==> flow/design.v <==
module Final_AXI_to_APB_Bridge #(
    parameter AXI_ADDR_WIDTH    = 32,
    parameter AXI_DATA_WIDTH    = 32,
    parameter AXI_MAX_BURST_LEN = 8,
    parameter AXI_BURST_WIDTH   = 2,
    parameter AXI_SIZE_WIDTH    = 3,
    parameter APB_ADDR_WIDTH    = 32,
    parameter APB_DATA_WIDTH    = 32
)(
    input  [AXI_ADDR_WIDTH-1:0]    AWADDR,
    input  [AXI_BURST_WIDTH-1:0]   AWBURST,
    input  [AXI_MAX_BURST_LEN-1:0] AWLEN,
    input                          AWVALID,
    output                         AWREADY,
    input  [AXI_ADDR_WIDTH-1:0]    ARADDR,
    input  [AXI_BURST_WIDTH-1:0]   ARBURST,
    input  [AXI_MAX_BURST_LEN-1:0] ARLEN,
    input                          ARVALID,
    output                         ARREADY,
    input  [AXI_DATA_WIDTH-1:0]    WDATA,
    input                          WVALID,
    input                          WLAST,
    input  [AXI_DATA_WIDTH/8-1:0]  WSTRB,
    output                         WREADY,
    output [AXI_DATA_WIDTH-1:0]    RDATA,
    output [1:0]                   RRESP,
    output                         RVALID,
    output                         RLAST,
    input                          RREADY,
    output [1:0]                   BRESP,
    output                         BVALID,
    input                          BREADY,
    input                          ACLK,
    input                          ARESETn,
    output [APB_ADDR_WIDTH-1:0]    PADDR,
    output                         PWRITE,
    output                         PSEL1,
    output                         PSEL2,
    output                         PSEL3,
    output                         PSEL4,
    output                         PENABLE,
    output [APB_DATA_WIDTH-1:0]    PWDATA,
    input  [APB_DATA_WIDTH-1:0]    PRDATA,
    input                          PREADY
);
    localparam [12:0] IDLE_WRITE        = 13'b0000000000001;
    localparam [12:0] READ_SETUP_M      = 13'b0000000000010;
    localparam [12:0] READ_SETUP_S      = 13'b0000000000100;
    localparam [12:0] READ_ACCESS_S     = 13'b0000000001000;
    localparam [12:0] READ_PREACCESS_M  = 13'b0000000010000;
    localparam [12:0] READ_ACCESS_M     = 13'b0000000100000;
    localparam [12:0] WRITE_SETUP_M     = 13'b0000001000000;
    localparam [12:0] WRITE_PREACCESS_M = 13'b0000010000000;
    localparam [12:0] WRITE_ACCESS_M    = 13'b0000100000000;
    localparam [12:0] WRITE_TERMINATE   = 13'b0001000000000;
    localparam [12:0] WRITE_SETUP_S     = 13'b0010000000000;
    localparam [12:0] WRITE_ACCESS_S    = 13'b0100000000000;
    localparam [12:0] IDLE_READ         = 13'b1000000000000;
    localparam READ_PRIORITY  = 1'b0;
    localparam WRITE_PRIORITY = 1'b1;
    reg  [12:0] current_state_write, next_state_write;
    reg  [12:0] current_state_read,  next_state_read;
    reg         current_arbiter_state, next_arbiter_state;
    reg  [AXI_MAX_BURST_LEN:0] Length_Of_Burst_Subordinate_write, Length_Of_Burst_Subordinate_write_next;
    reg  [AXI_MAX_BURST_LEN:0] Length_Of_Burst_Manager_write,     Length_Of_Burst_Manager_write_next;
    reg  [AXI_ADDR_WIDTH-1:0]  Address_Hold_Reg_write,            Address_Hold_Reg_write_next;
    reg  [AXI_ADDR_WIDTH-1:0]  Memory_Aligner_write,              Memory_Aligner_write_next;
    reg  [AXI_DATA_WIDTH-1:0]  write_buf;         
    reg  [APB_DATA_WIDTH-1:0]  pwdata_q, pwdata_c;
    reg                        wen_q, wen_c;      
    reg  [AXI_MAX_BURST_LEN:0] Length_Of_Burst_Subordinate_read, Length_Of_Burst_Subordinate_read_next;
    reg  [AXI_MAX_BURST_LEN:0] Length_Of_Burst_Manager_read,     Length_Of_Burst_Manager_read_next;
    reg  [AXI_ADDR_WIDTH-1:0]  Address_Hold_Reg_read,            Address_Hold_Reg_read_next;
    reg  [APB_DATA_WIDTH-1:0]  read_buf;          
    reg  [AXI_DATA_WIDTH-1:0]  rdata_q, rdata_c;
    reg                        ren_q, ren_c;      
    reg                        last_q, last_c;
    always @(*) begin
        next_arbiter_state = current_arbiter_state;
        case (current_arbiter_state)
            WRITE_PRIORITY: if (AWVALID && !ARVALID) next_arbiter_state = READ_PRIORITY;
            READ_PRIORITY:  if (ARVALID && !AWVALID) next_arbiter_state = WRITE_PRIORITY;
        endcase
    end
    wire addr_conflict = (AWADDR == ARADDR) ||
                         ((AWADDR <= 50) && (ARADDR <= 50)) ||
                         ((AWADDR >= 51) && (ARADDR >= 51) && (AWADDR <= 10) && (ARADDR <= 100)) ||
                         ((AWADDR >= 101) && (ARADDR >= 101) && (AWADDR <= 150) && (ARADDR <= 150)) ||
                         ((AWADDR >= 151) && (ARADDR >= 151) && (AWADDR <= 200) && (ARADDR <= 200));
    always @(posedge ACLK or negedge ARESETn) begin
        if (!ARESETn) begin
            current_arbiter_state             <= WRITE_PRIORITY;
            current_state_write               <= IDLE_WRITE;
            current_state_read                <= IDLE_READ;
            Length_Of_Burst_Manager_read      <= 0;
            Length_Of_Burst_Subordinate_read  <= 0;
            Length_Of_Burst_Manager_write     <= 0;
            Length_Of_Burst_Subordinate_write <= 0;
            Address_Hold_Reg_write            <= 0;
            Address_Hold_Reg_read             <= 0;
            Memory_Aligner_write              <= 0;
            wen_q                             <= 1'b0;
            ren_q                             <= 1'b0;
            last_q                            <= 1'b0;
        end else begin
            current_arbiter_state <= next_arbiter_state;
            if (current_arbiter_state == WRITE_PRIORITY && addr_conflict)
                current_state_write <= IDLE_WRITE;
            else
                current_state_write <= next_state_write;
            current_state_read                <= next_state_read;
            Length_Of_Burst_Manager_read      <= Length_Of_Burst_Manager_read_next;
            Length_Of_Burst_Subordinate_read  <= Length_Of_Burst_Subordinate_read_next;
            Length_Of_Burst_Manager_write     <= Length_Of_Burst_Manager_write_next;
            Length_Of_Burst_Subordinate_write <= Length_Of_Burst_Subordinate_write_next;
            Address_Hold_Reg_write            <= Address_Hold_Reg_write_next;
            Address_Hold_Reg_read             <= Address_Hold_Reg_read_next;
            Memory_Aligner_write              <= Memory_Aligner_write_next;
            wen_q                             <= wen_c;
            ren_q                             <= ren_c;
            last_q                            <= last_c;
        end
    end
    always @(posedge ACLK) begin
        pwdata_q <= pwdata_c;
        rdata_q  <= rdata_c;
        if (current_state_write == WRITE_ACCESS_M && Length_Of_Burst_Manager_write != 0)
            write_buf <= WDATA;
        if (current_state_read == READ_ACCESS_S && Length_Of_Burst_Subordinate_read != 0)
            read_buf <= PRDATA;
    end
    always @(*) begin
        next_state_write                       = current_state_write;
        Address_Hold_Reg_write_next            = Address_Hold_Reg_write;
        Length_Of_Burst_Manager_write_next     = Length_Of_Burst_Manager_write;
        Length_Of_Burst_Subordinate_write_next = Length_Of_Burst_Subordinate_write;
        Memory_Aligner_write_next              = Memory_Aligner_write;
        pwdata_c                               = pwdata_q;
        wen_c                                  = wen_q;
        case (current_state_write)
            IDLE_WRITE: begin
                pwdata_c                               = 0;
                wen_c                                  = 1'b0;
                Address_Hold_Reg_write_next            = 0;
                Length_Of_Burst_Manager_write_next     = 0;
                Length_Of_Burst_Subordinate_write_next = 0;
                Memory_Aligner_write_next              = 0;
                next_state_write = AWVALID ? WRITE_SETUP_M : IDLE_WRITE;
            end
            WRITE_SETUP_M: begin
                if (AWVALID) begin
                    Address_Hold_Reg_write_next            = AWADDR;
                    Length_Of_Burst_Subordinate_write_next = AWLEN + 1;
                    Length_Of_Burst_Manager_write_next     = AWLEN + 1;
                    Memory_Aligner_write_next              = AWADDR;
                    next_state_write = WRITE_PREACCESS_M;
                end else
                    next_state_write = IDLE_WRITE;
            end
            WRITE_PREACCESS_M: begin
                next_state_write = WVALID ? WRITE_ACCESS_M : WRITE_PREACCESS_M;
            end
            WRITE_ACCESS_M: begin
                if (Length_Of_Burst_Manager_write != 0) begin
                    if (WLAST || Length_Of_Burst_Manager_write == 1)
                        next_state_write = WRITE_TERMINATE;
                    else
                        next_state_write = WRITE_SETUP_S;
                    case (AWBURST)
                        2'b00: Address_Hold_Reg_write_next = AWADDR;
                        2'b01: Address_Hold_Reg_write_next = Address_Hold_Reg_write + 4;
                        2'b10: begin
                            Address_Hold_Reg_write_next = Address_Hold_Reg_write + 4;
                            if (Address_Hold_Reg_write >= AWADDR + AWLEN*4)
                                Address_Hold_Reg_write_next = AWADDR;
                        end
                        default: Address_Hold_Reg_write_next = AWADDR;
                    endcase
                    Length_Of_Burst_Manager_write_next = Length_Of_Burst_Manager_write - 1;
                end else
                    next_state_write = WRITE_TERMINATE;
            end
            WRITE_TERMINATE: begin
                next_state_write = BREADY ? WRITE_SETUP_S : WRITE_TERMINATE;
            end
            WRITE_SETUP_S: begin
                next_state_write = WRITE_ACCESS_S;
                pwdata_c         = write_buf;
                wen_c            = 1'b1;
            end
            WRITE_ACCESS_S: begin
                if (PREADY && Length_Of_Burst_Subordinate_write != 0) begin
                    if (Length_Of_Burst_Subordinate_write == 1)
                        next_state_write = IDLE_WRITE;
                    else
                        next_state_write = WRITE_ACCESS_M;
                    case (AWBURST)
                        2'b01: Memory_Aligner_write_next = Memory_Aligner_write + 4;
                        2'b10: begin
                            Memory_Aligner_write_next = Memory_Aligner_write + 4;
                            if (Memory_Aligner_write >= AWADDR + AWLEN*2)
                                Memory_Aligner_write_next = AWADDR;
                        end
                        default: Memory_Aligner_write_next = Memory_Aligner_write;
                    endcase
                    Length_Of_Burst_Subordinate_write_next = Length_Of_Burst_Subordinate_write - 1;
                end
            end
            default: next_state_write = IDLE_WRITE;
        endcase
    end
    always @(*) begin
        next_state_read                       = current_state_read;
        Address_Hold_Reg_read_next            = Address_Hold_Reg_read;
        Length_Of_Burst_Subordinate_read_next = Length_Of_Burst_Subordinate_read;
        Length_Of_Burst_Manager_read_next     = Length_Of_Burst_Manager_read;
        rdata_c                               = rdata_q;
        ren_c                                 = ren_q;
        last_c                                = last_q;
        case (current_state_read)
            IDLE_READ: begin
                rdata_c                               = 0;
                ren_c                                 = ARVALID;
                last_c                                = 1'b0;
                Address_Hold_Reg_read_next            = 0;
                Length_Of_Burst_Subordinate_read_next = 0;
                Length_Of_Burst_Manager_read_next     = 0;
                next_state_read = ARVALID ? READ_SETUP_M : IDLE_READ;
            end
            READ_SETUP_M: begin
                if (ARVALID) begin
                    Address_Hold_Reg_read_next            = ARADDR;
                    Length_Of_Burst_Subordinate_read_next = ARLEN + 1;
                    Length_Of_Burst_Manager_read_next     = ARLEN + 1;
                    next_state_read = READ_SETUP_S;
                end else
                    next_state_read = IDLE_READ;
            end
            READ_SETUP_S: begin
                next_state_read = PREADY ? READ_ACCESS_S : READ_SETUP_S;
            end
            READ_ACCESS_S: begin
                if (Length_Of_Burst_Subordinate_read != 0) begin
                    case (ARBURST)
                        2'b01: Address_Hold_Reg_read_next = Address_Hold_Reg_read + 4;
                        2'b10: begin
                            Address_Hold_Reg_read_next = Address_Hold_Reg_read + 4;
                            if (Address_Hold_Reg_read >= ARADDR + ARLEN*2)
                                Address_Hold_Reg_read_next = ARADDR;
                        end
                        default: Address_Hold_Reg_read_next = Address_Hold_Reg_read;
                    endcase
                    Length_Of_Burst_Subordinate_read_next = Length_Of_Burst_Subordinate_read - 1;
                    next_state_read = READ_PREACCESS_M;
                end else
                    next_state_read = READ_ACCESS_M;
            end
            READ_PREACCESS_M: begin
                next_state_read = RREADY ? READ_ACCESS_M : READ_PREACCESS_M;
            end
            READ_ACCESS_M: begin
                if (Length_Of_Burst_Manager_read != 0) begin
                    if (Length_Of_Burst_Manager_read == 1) begin
                        last_c          = 1'b1;
                        next_state_read = IDLE_READ;
                    end else
                        next_state_read = READ_ACCESS_S;
                    rdata_c = read_buf;
                    Length_Of_Burst_Manager_read_next = Length_Of_Burst_Manager_read - 1;
                end else
                    next_state_read = IDLE_READ;
            end
            default: next_state_read = IDLE_READ;
        endcase
    end
    wire apb_active = (current_state_read  == READ_SETUP_S)  ||
                      (current_state_read  == READ_ACCESS_M) ||
                      (current_state_read  == READ_ACCESS_S) ||
                      (current_state_write == WRITE_SETUP_S) ||
                      (current_state_write == WRITE_ACCESS_S);
    wire sel_on = !last_c && apb_active;
    wire write_apb = (current_state_write == WRITE_ACCESS_S) || (current_state_write == WRITE_SETUP_S);
    assign ARREADY = (current_state_read == READ_SETUP_M);
    assign PADDR   = ((wen_c || (ren_c && write_apb)) && (current_state_read != READ_ACCESS_M)) ?
                     Memory_Aligner_write : Address_Hold_Reg_read;
    assign PSEL1   = sel_on && ((Address_Hold_Reg_write <= 50) || (Address_Hold_Reg_read <= 50));
    assign PSEL2   = sel_on && ((Address_Hold_Reg_write >= 51  && Address_Hold_Reg_write <= 100) ||
                                (Address_Hold_Reg_read  >= 51  && Address_Hold_Reg_read  <= 100));
    assign PSEL3   = sel_on && ((Address_Hold_Reg_write >= 101 && Address_Hold_Reg_write <= 150) ||
                                (Address_Hold_Reg_read  >= 101 && Address_Hold_Reg_read  <= 150));
    assign PSEL4   = sel_on && ((Address_Hold_Reg_write >= 151 && Address_Hold_Reg_write <= 200) ||
                                (Address_Hold_Reg_read  >= 151 && Address_Hold_Reg_read  <= 200));
    assign PWRITE  = write_apb;
    assign PENABLE = (current_state_read == READ_ACCESS_S) || (current_state_write == WRITE_ACCESS_S);
    assign PWDATA  = pwdata_c;
    assign RDATA   = rdata_c;
    assign RRESP   = last_c ? 2'd0 : 2'd1;
    assign RLAST   = (RRESP != 2'd0) && last_c && RREADY;
    assign RVALID  = (current_state_read == READ_ACCESS_M);
    assign AWREADY = (current_state_write == WRITE_SETUP_M);
    assign WREADY  = (current_state_write == WRITE_ACCESS_M);
    assign BVALID  = (current_state_write == WRITE_TERMINATE);
    assign BRESP   = (current_state_write == WRITE_TERMINATE) ? 2'd0 : 2'd1;
endmodule
### Reports on Final_AXI_to_APB_Bridge

The steps from the RTL of Final_AXI_to_APB_Bridge to its reports follow in flow order.
Lines are those of the file above, counted from 1.
Not given: --

| inputs | value |
|---|---|
| top module | Final_AXI_to_APB_Bridge |
| clock input | ACLK |
| library | sky130hd |
| timing corner | tt_025C_1v80 |

### After elaboration

Yosys after proc, flatten, opt, wreduce and memory -nomap, before mapping. Memory bits, and registers merged into a memory's read port (data or address), are not among the register bits. Print and check cells are not counted. Equal cells are merged and count once.

| operators by class | value |
|---|---|
| add/subtract/negate cells | 12 |
| $lt $le $gt $ge | 31 |
| equal/unequal tests | 31 |
| multiplexer cells | 56 |
| bitwise gates (word level) | 1 |
| reduce/logical cells | 65 |

Operator list:

| kind | count |
|---|---|
| 32-bit two-way mux | 10 |
| 32-bit case mux with 2-bit select | 5 |
| 32-bit case mux with 3-bit select | 3 |
| 32-bit by 8-bit less-or-equal comparator with 1-bit output (second input constant) | 8 |
| 32-bit by 6-bit greater-or-equal comparator with 1-bit output (second input constant) | 4 |
| 32-bit by 6-bit less-or-equal comparator with 1-bit output (second input constant) | 4 |
| 32-bit by 7-bit greater-or-equal comparator with 1-bit output (second input constant) | 4 |
| 32-bit by 8-bit greater-or-equal comparator with 1-bit output (second input constant) | 4 |
| 9-bit case mux with 3-bit select | 4 |
| 32-bit by 3-bit adder with 32-bit output (second input constant) | 3 |
| 32-bit greater-or-equal comparator | 3 |
| 32-bit by 7-bit less-or-equal comparator with 1-bit output (second input constant) | 3 |
| 13-bit case mux with 7-bit select | 1 |
| 13-bit case mux with 6-bit select | 1 |
| 13-bit two-way mux | 6 |
| 9-bit two-way mux | 8 |
| 32-bit by 9-bit adder with 32-bit output | 2 |
| 9-bit by 1-bit subtractor with 9-bit output (second input constant) | 4 |
| 9-bit nonzero test | 4 |
| 11-bit two-way mux | 3 |
| 32-bit by 10-bit adder with 32-bit output | 1 |
| 32-bit equality test | 1 |
| 32-bit by 4-bit less-or-equal comparator with 1-bit output (second input constant) | 1 |
| 1-bit logical AND | 31 |
| 9-bit by 1-bit equality test with 1-bit output (second input constant) | 3 |
| 8-bit by 1-bit adder with 9-bit output (second input constant) | 2 |
| 1-bit logical OR | 16 |
| 13-bit by 1-bit equality test with 1-bit output (second input constant) | 1 |

Not listed: further kinds 29, cells in them 56.

| storage and ports | value |
|---|---|
| register bits after elaboration | 290 |
| input port bits | 161 |
| output and inout bits | 112 |
| word-level cells | 213 |

### Logic depth

Longest topological path by Yosys (ltp), each cell counted once; first at word level (registers and memories cut), then after technology mapping (sequential cells cut; the memories' decode and read muxes count).

| logic depth | value |
|---|---|
| word-level depth | 9 |
| ABC_AREA | 0 |
| mapped depth | 21 |
| mapped depth without buffers | 19 |

### Netlist

Source: synth_stat.txt of the flow (Yosys; design flattened, memories mapped). It holds for the ABC_AREA given above (unset counts as 0); a run with the other value may have another netlist.
Totals and module areas in this step are rounded.

| synthesis totals | value |
|---|---|
| cells in the netlist | 2112 |
| synthesis area | 19000 um^2 |
| sequential part of the area | 6940 um^2 |
| flip-flops | 277 |
| buffers | 127 |

Cell types:

| cell type | count | area in all (um^2) |
|---|---|---|
| sky130_fd_sc_hd__dfrtp_1 | 146 | 3.65E+03 |
| sky130_fd_sc_hd__edfxtp_1 | 64 | 1.92E+03 |
| sky130_fd_sc_hd__ha_1 | 142 | 1.78E+03 |
| sky130_fd_sc_hd__dfxtp_1 | 64 | 1.28E+03 |
| sky130_fd_sc_hd__nand2_1 | 228 | 855.821 |
| sky130_fd_sc_hd__xnor2_1 | 81 | 709.43 |
| sky130_fd_sc_hd__a221o_1 | 59 | 590.566 |
| sky130_fd_sc_hd__a22o_1 | 66 | 578.054 |
| sky130_fd_sc_hd__xor2_1 | 64 | 560.538 |
| sky130_fd_sc_hd__a21oi_1 | 108 | 540.518 |
| sky130_fd_sc_hd__o21ai_0 | 97 | 485.466 |
| sky130_fd_sc_hd__nor2_1 | 128 | 480.461 |
| sky130_fd_sc_hd__nand3_1 | 94 | 470.451 |
| sky130_fd_sc_hd__nor3_1 | 76 | 380.365 |
| sky130_fd_sc_hd__mux2_2 | 30 | 337.824 |
| sky130_fd_sc_hd__clkbuf_1 | 89 | 334.07 |
| sky130_fd_sc_hd__nand4_1 | 52 | 325.312 |
| sky130_fd_sc_hd__a21o_1 | 36 | 270.259 |

Not listed: further types 65, cells in them 488.

### Timing after synthesis

Source: OpenSTA report_checks on the synthesized netlist (no wires, ideal clock, input and output delay 20% of the period each), path of least setup slack; recovery checks are left aside. Register names are those of the netlist, which keeps one name where synthesis merged equal registers.

| timing post-synthesis | value |
|---|---|
| kind | input -> register |
| start point | input port ARADDR[1] |
| end point | register Address_Hold_Reg_read[23] |
| period | 6.0 ns |
| external input delay | 1.200 ns |
| library setup time | 0.064 ns |
| time at the first pin | 1.200 ns |
| data arrival time | 5.111 ns |
| required time | 5.936 ns |
| path slack | 0.825 ns |
| delay of the path | 3.975 ns |
| driving pins on the path | 21 |
| path buffers | 2 |
| synthesis period reached | 5.175 ns |

"delay of the path" is the arrival time less input delay plus setup time.
"driving pins on the path": output pins that drive a net of the path, with the launching flip-flop's if there is one; two outputs of one cell count as two.
"synthesis period reached" is the clock period less the worst setup slack; recovery checks do not enter. This is arithmetic on one report: input and output delays are still those of the set period (20% each).
The rows between start and end are the longest chain of elaborated cells between them; the timing report does not say that the signal goes this way. Where chains are equally long, one stands for them.
Each line given opens the expression or statement behind the cell; cells for indexed reads and writes are added by Yosys, which also makes memories of some case tables.

| on the way, post-synthesis | value |
|---|---|
| cell sequence | sky130_fd_sc_hd__ha_1 > sky130_fd_sc_hd__fa_1 > sky130_fd_sc_hd__a21o_1 > sky130_fd_sc_hd__a21oi_1 > sky130_fd_sc_hd__o21bai_1 > sky130_fd_sc_hd__a21oi_1 > sky130_fd_sc_hd__o21ai_0 > sky130_fd_sc_hd__and2_1 > sky130_fd_sc_hd__clkbuf_1 > sky130_fd_sc_hd__nand2_1 > sky130_fd_sc_hd__xor2_1 > sky130_fd_sc_hd__ha_1 > sky130_fd_sc_hd__a21o_1 > sky130_fd_sc_hd__a21o_1 > sky130_fd_sc_hd__a221oi_1 > sky130_fd_sc_hd__o32ai_1 > sky130_fd_sc_hd__a211oi_2 > sky130_fd_sc_hd__nand2_1 > sky130_fd_sc_hd__buf_2 > sky130_fd_sc_hd__o311ai_1 > sky130_fd_sc_hd__a21o_1 |
| length of the longest elaborated chain | 6 |
| elaborated cells between the ends (all ways) | 6 |
| RTL lines with such cells | 4 |
| classes of those cells | add/sub (1); compare (1); mux (4) |

Ends and longest elaborated chain, post-synthesis:

| what | line | text |
|---|---|---|
| from (decl) | 15 | `input  [AXI_ADDR_WIDTH-1:0]    ARADDR,` |
| 32-bit by 9-bit adder with 32-bit output | 248 | `if (Address_Hold_Reg_read >= ARADDR + ARLEN*2)` |
| 32-bit greater-or-equal comparator | 248 |  |
| 32-bit two-way mux | 248 |  |
| 32-bit case mux with 2-bit select | 244 | `case (ARBURST)` |
| 32-bit two-way mux | 243 | `if (Length_Of_Burst_Subordinate_read != 0) begin` |
| 32-bit case mux with 3-bit select | 220 | `case (current_state_read)` |
| to (assign) | 100 | `Address_Hold_Reg_read             <= 0;` |
| to (assign) | 117 | `Address_Hold_Reg_read             <= Address_Hold_Reg_read_next;` |
| to (decl) | 73 | `reg  [AXI_ADDR_WIDTH-1:0]  Address_Hold_Reg_read,            Address_Hold_Reg_read_next;` |

### Worst path after layout

Path of least setup slack in the final report of flow run A (OpenROAD, finished layout, wires in). Where an end is a register, its clock arrival counts in the times.

| timing after layout | value |
|---|---|
| kind | input -> register |
| start point | input port ARADDR[12] |
| end point | register Address_Hold_Reg_read[19] |
| period | 6.75 ns |
| external input delay | 1.35 ns |
| library setup time | 0.07 ns |
| time at the first pin | 1.35 ns |
| data arrival time | 7.34 ns |
| required time | 7.32 ns |
| path slack | -0.03 ns |
| driving pins on the path | 19 |
| path buffers | 3 |

The rows between start and end are the longest chain of elaborated cells between them; the timing report does not say that the signal goes this way. Where chains are equally long, one stands for them.

| on the way, after layout | value |
|---|---|
| cell sequence | sky130_fd_sc_hd__clkdlybuf4s50_1 > sky130_fd_sc_hd__and3_1 > sky130_fd_sc_hd__and3_1 > sky130_fd_sc_hd__and3_1 > sky130_fd_sc_hd__and3_1 > sky130_fd_sc_hd__and3_1 > sky130_fd_sc_hd__clkbuf_1 > sky130_fd_sc_hd__nand3_1 > sky130_fd_sc_hd__nor2_1 > sky130_fd_sc_hd__xnor2_1 > sky130_fd_sc_hd__ha_1 > sky130_fd_sc_hd__nand4_1 > sky130_fd_sc_hd__or4_4 > sky130_fd_sc_hd__o32ai_2 > sky130_fd_sc_hd__a21oi_1 > sky130_fd_sc_hd__o31ai_4 > sky130_fd_sc_hd__buf_4 > sky130_fd_sc_hd__nand2_1 > sky130_fd_sc_hd__nand4_1 |
| length of the longest elaborated chain | 6 |
| elaborated cells between the ends (all ways) | 6 |
| RTL lines with such cells | 4 |
| classes of those cells | add/sub (1); compare (1); mux (4) |

Ends and longest elaborated chain, after layout:

| what | line | text |
|---|---|---|
| from (decl) | 15 | `input  [AXI_ADDR_WIDTH-1:0]    ARADDR,` |
| 32-bit by 9-bit adder with 32-bit output | 248 | `if (Address_Hold_Reg_read >= ARADDR + ARLEN*2)` |
| 32-bit greater-or-equal comparator | 248 |  |
| 32-bit two-way mux | 248 |  |
| 32-bit case mux with 2-bit select | 244 | `case (ARBURST)` |
| 32-bit two-way mux | 243 | `if (Length_Of_Burst_Subordinate_read != 0) begin` |
| 32-bit case mux with 3-bit select | 220 | `case (current_state_read)` |
| to (assign) | 100 | `Address_Hold_Reg_read             <= 0;` |
| to (assign) | 117 | `Address_Hold_Reg_read             <= Address_Hold_Reg_read_next;` |
| to (decl) | 73 | `reg  [AXI_ADDR_WIDTH-1:0]  Address_Hold_Reg_read,            Address_Hold_Reg_read_next;` |

==> results <==
Final_AXI_to_APB_Bridge through Yosys and OpenROAD on sky130hd: 6 stored runs, unordered, with their settings and measured results. The constraints put input and output delay at 20% of the set period each and load the outputs with 0.01 pF.
"reached clock period" means the clock period less the worst setup slack. The figure is calculated, with input and output delays left at 20% of the set period.
"time of the worst setup path" = time allowed to the worst setup path (clock period - input delay - output delay, where it has them) - its slack; a late launch clock adds to it, a late capture clock takes from it.
"total power after layout" rests on the timing tool's default activity at the inputs, not on a simulated workload.
Results are given in rounded form.
A setting shown as n/a is not set for that run.
A result given as n/a is not shown for that run.

| run | CELL_PAD_IN_SITES_DETAIL_PLACEMENT | CELL_PAD_IN_SITES_GLOBAL_PLACEMENT | CORE_ASPECT_RATIO | CORE_MARGIN | CORE_UTILIZATION | GPL_TIMING_DRIVEN | MIN_ROUTING_LAYER | SLEW_MARGIN | period_ns | CAP_MARGIN | ABC_AREA | PLACE_DENSITY_LB_ADDON | SETUP_SLACK_MARGIN | CTS_CLUSTER_DIAMETER | GPL_ROUTABILITY_DRIVEN | CTS_CLUSTER_SIZE | HOLD_SLACK_MARGIN | PLACE_DENSITY | TNS_END_PERCENT | synthesized cell area (um^2) | worst-case hold slack (ns) | worst setup slack after layout (ns) | reached clock period (ns) | utilization in the final report (%) | area inside the die boundary (um^2) | time of the worst setup path (ns) | critical path type | final setup TNS (ns) | total power after layout (uW) |
|---|---|---|---|---|---|---|---|---|---|---|---|---|---|---|---|---|---|---|---|---|---|---|---|---|---|---|---|---|---|
| flow run A | 2 | 3 | 0.5 | 3 | 41 | 0 | met2 | 30 | 6.75 | 20 | n/a | n/a | n/a | n/a | n/a | n/a | n/a | n/a | n/a | 19000 | 0.478 | -0.028 | 6.778 | 52.0 | 49200 | 5.43 | input -> register | -0.050 | 9980 |
| flow run B | n/a | n/a | 1.9 | 2 | 38 | 0 | met1 | 20 | 6.63 | 15 | 1 | 0.23 | 0.41 | n/a | n/a | n/a | n/a | n/a | n/a | 22100 | 0.461 | 0.636 | 5.994 | 46.2 | 60100 | 4.67 | input -> register | 0.000 | 11500 |
| flow run C | 1 | n/a | n/a | 2 | 16 | 1 | n/a | 20 | 8.7 | 20 | n/a | n/a | 0.02 | 303 | 1 | n/a | n/a | n/a | n/a | 19000 | 0.472 | 1.34 | 7.364 | 20.8 | 122000 | 5.62 | input -> register | 0.000 | 7140 |
| flow run D | n/a | 3 | 1.38 | 8 | 33 | 1 | met2 | 40 | 3.56 | 20 | 0 | n/a | n/a | 190 | n/a | 64 | 0.23 | 0.6 | 80 | 19000 | 0.500 | -0.666 | 4.226 | 48.1 | 65700 | 3.51 | input -> register | -55.3 | 17200 |
| flow run E | 2 | 3 | n/a | 2 | 40 | n/a | n/a | 30 | 6.75 | 20 | n/a | n/a | n/a | n/a | n/a | n/a | n/a | n/a | n/a | 19000 | 0.478 | 0.537 | 6.213 | 50.8 | 49400 | 4.86 | input -> register | 0.000 | 9390 |
| flow run F | 2 | 2 | 0.58 | 3 | 64 | 0 | met2 | 30 | 6.75 | 5 | n/a | n/a | n/a | n/a | 0 | n/a | 0.19 | n/a | n/a | n/a | n/a | n/a | n/a | n/a | n/a | n/a | n/a | n/a | n/a |

Flow run F: not finished: placement ended with error GPL-0301
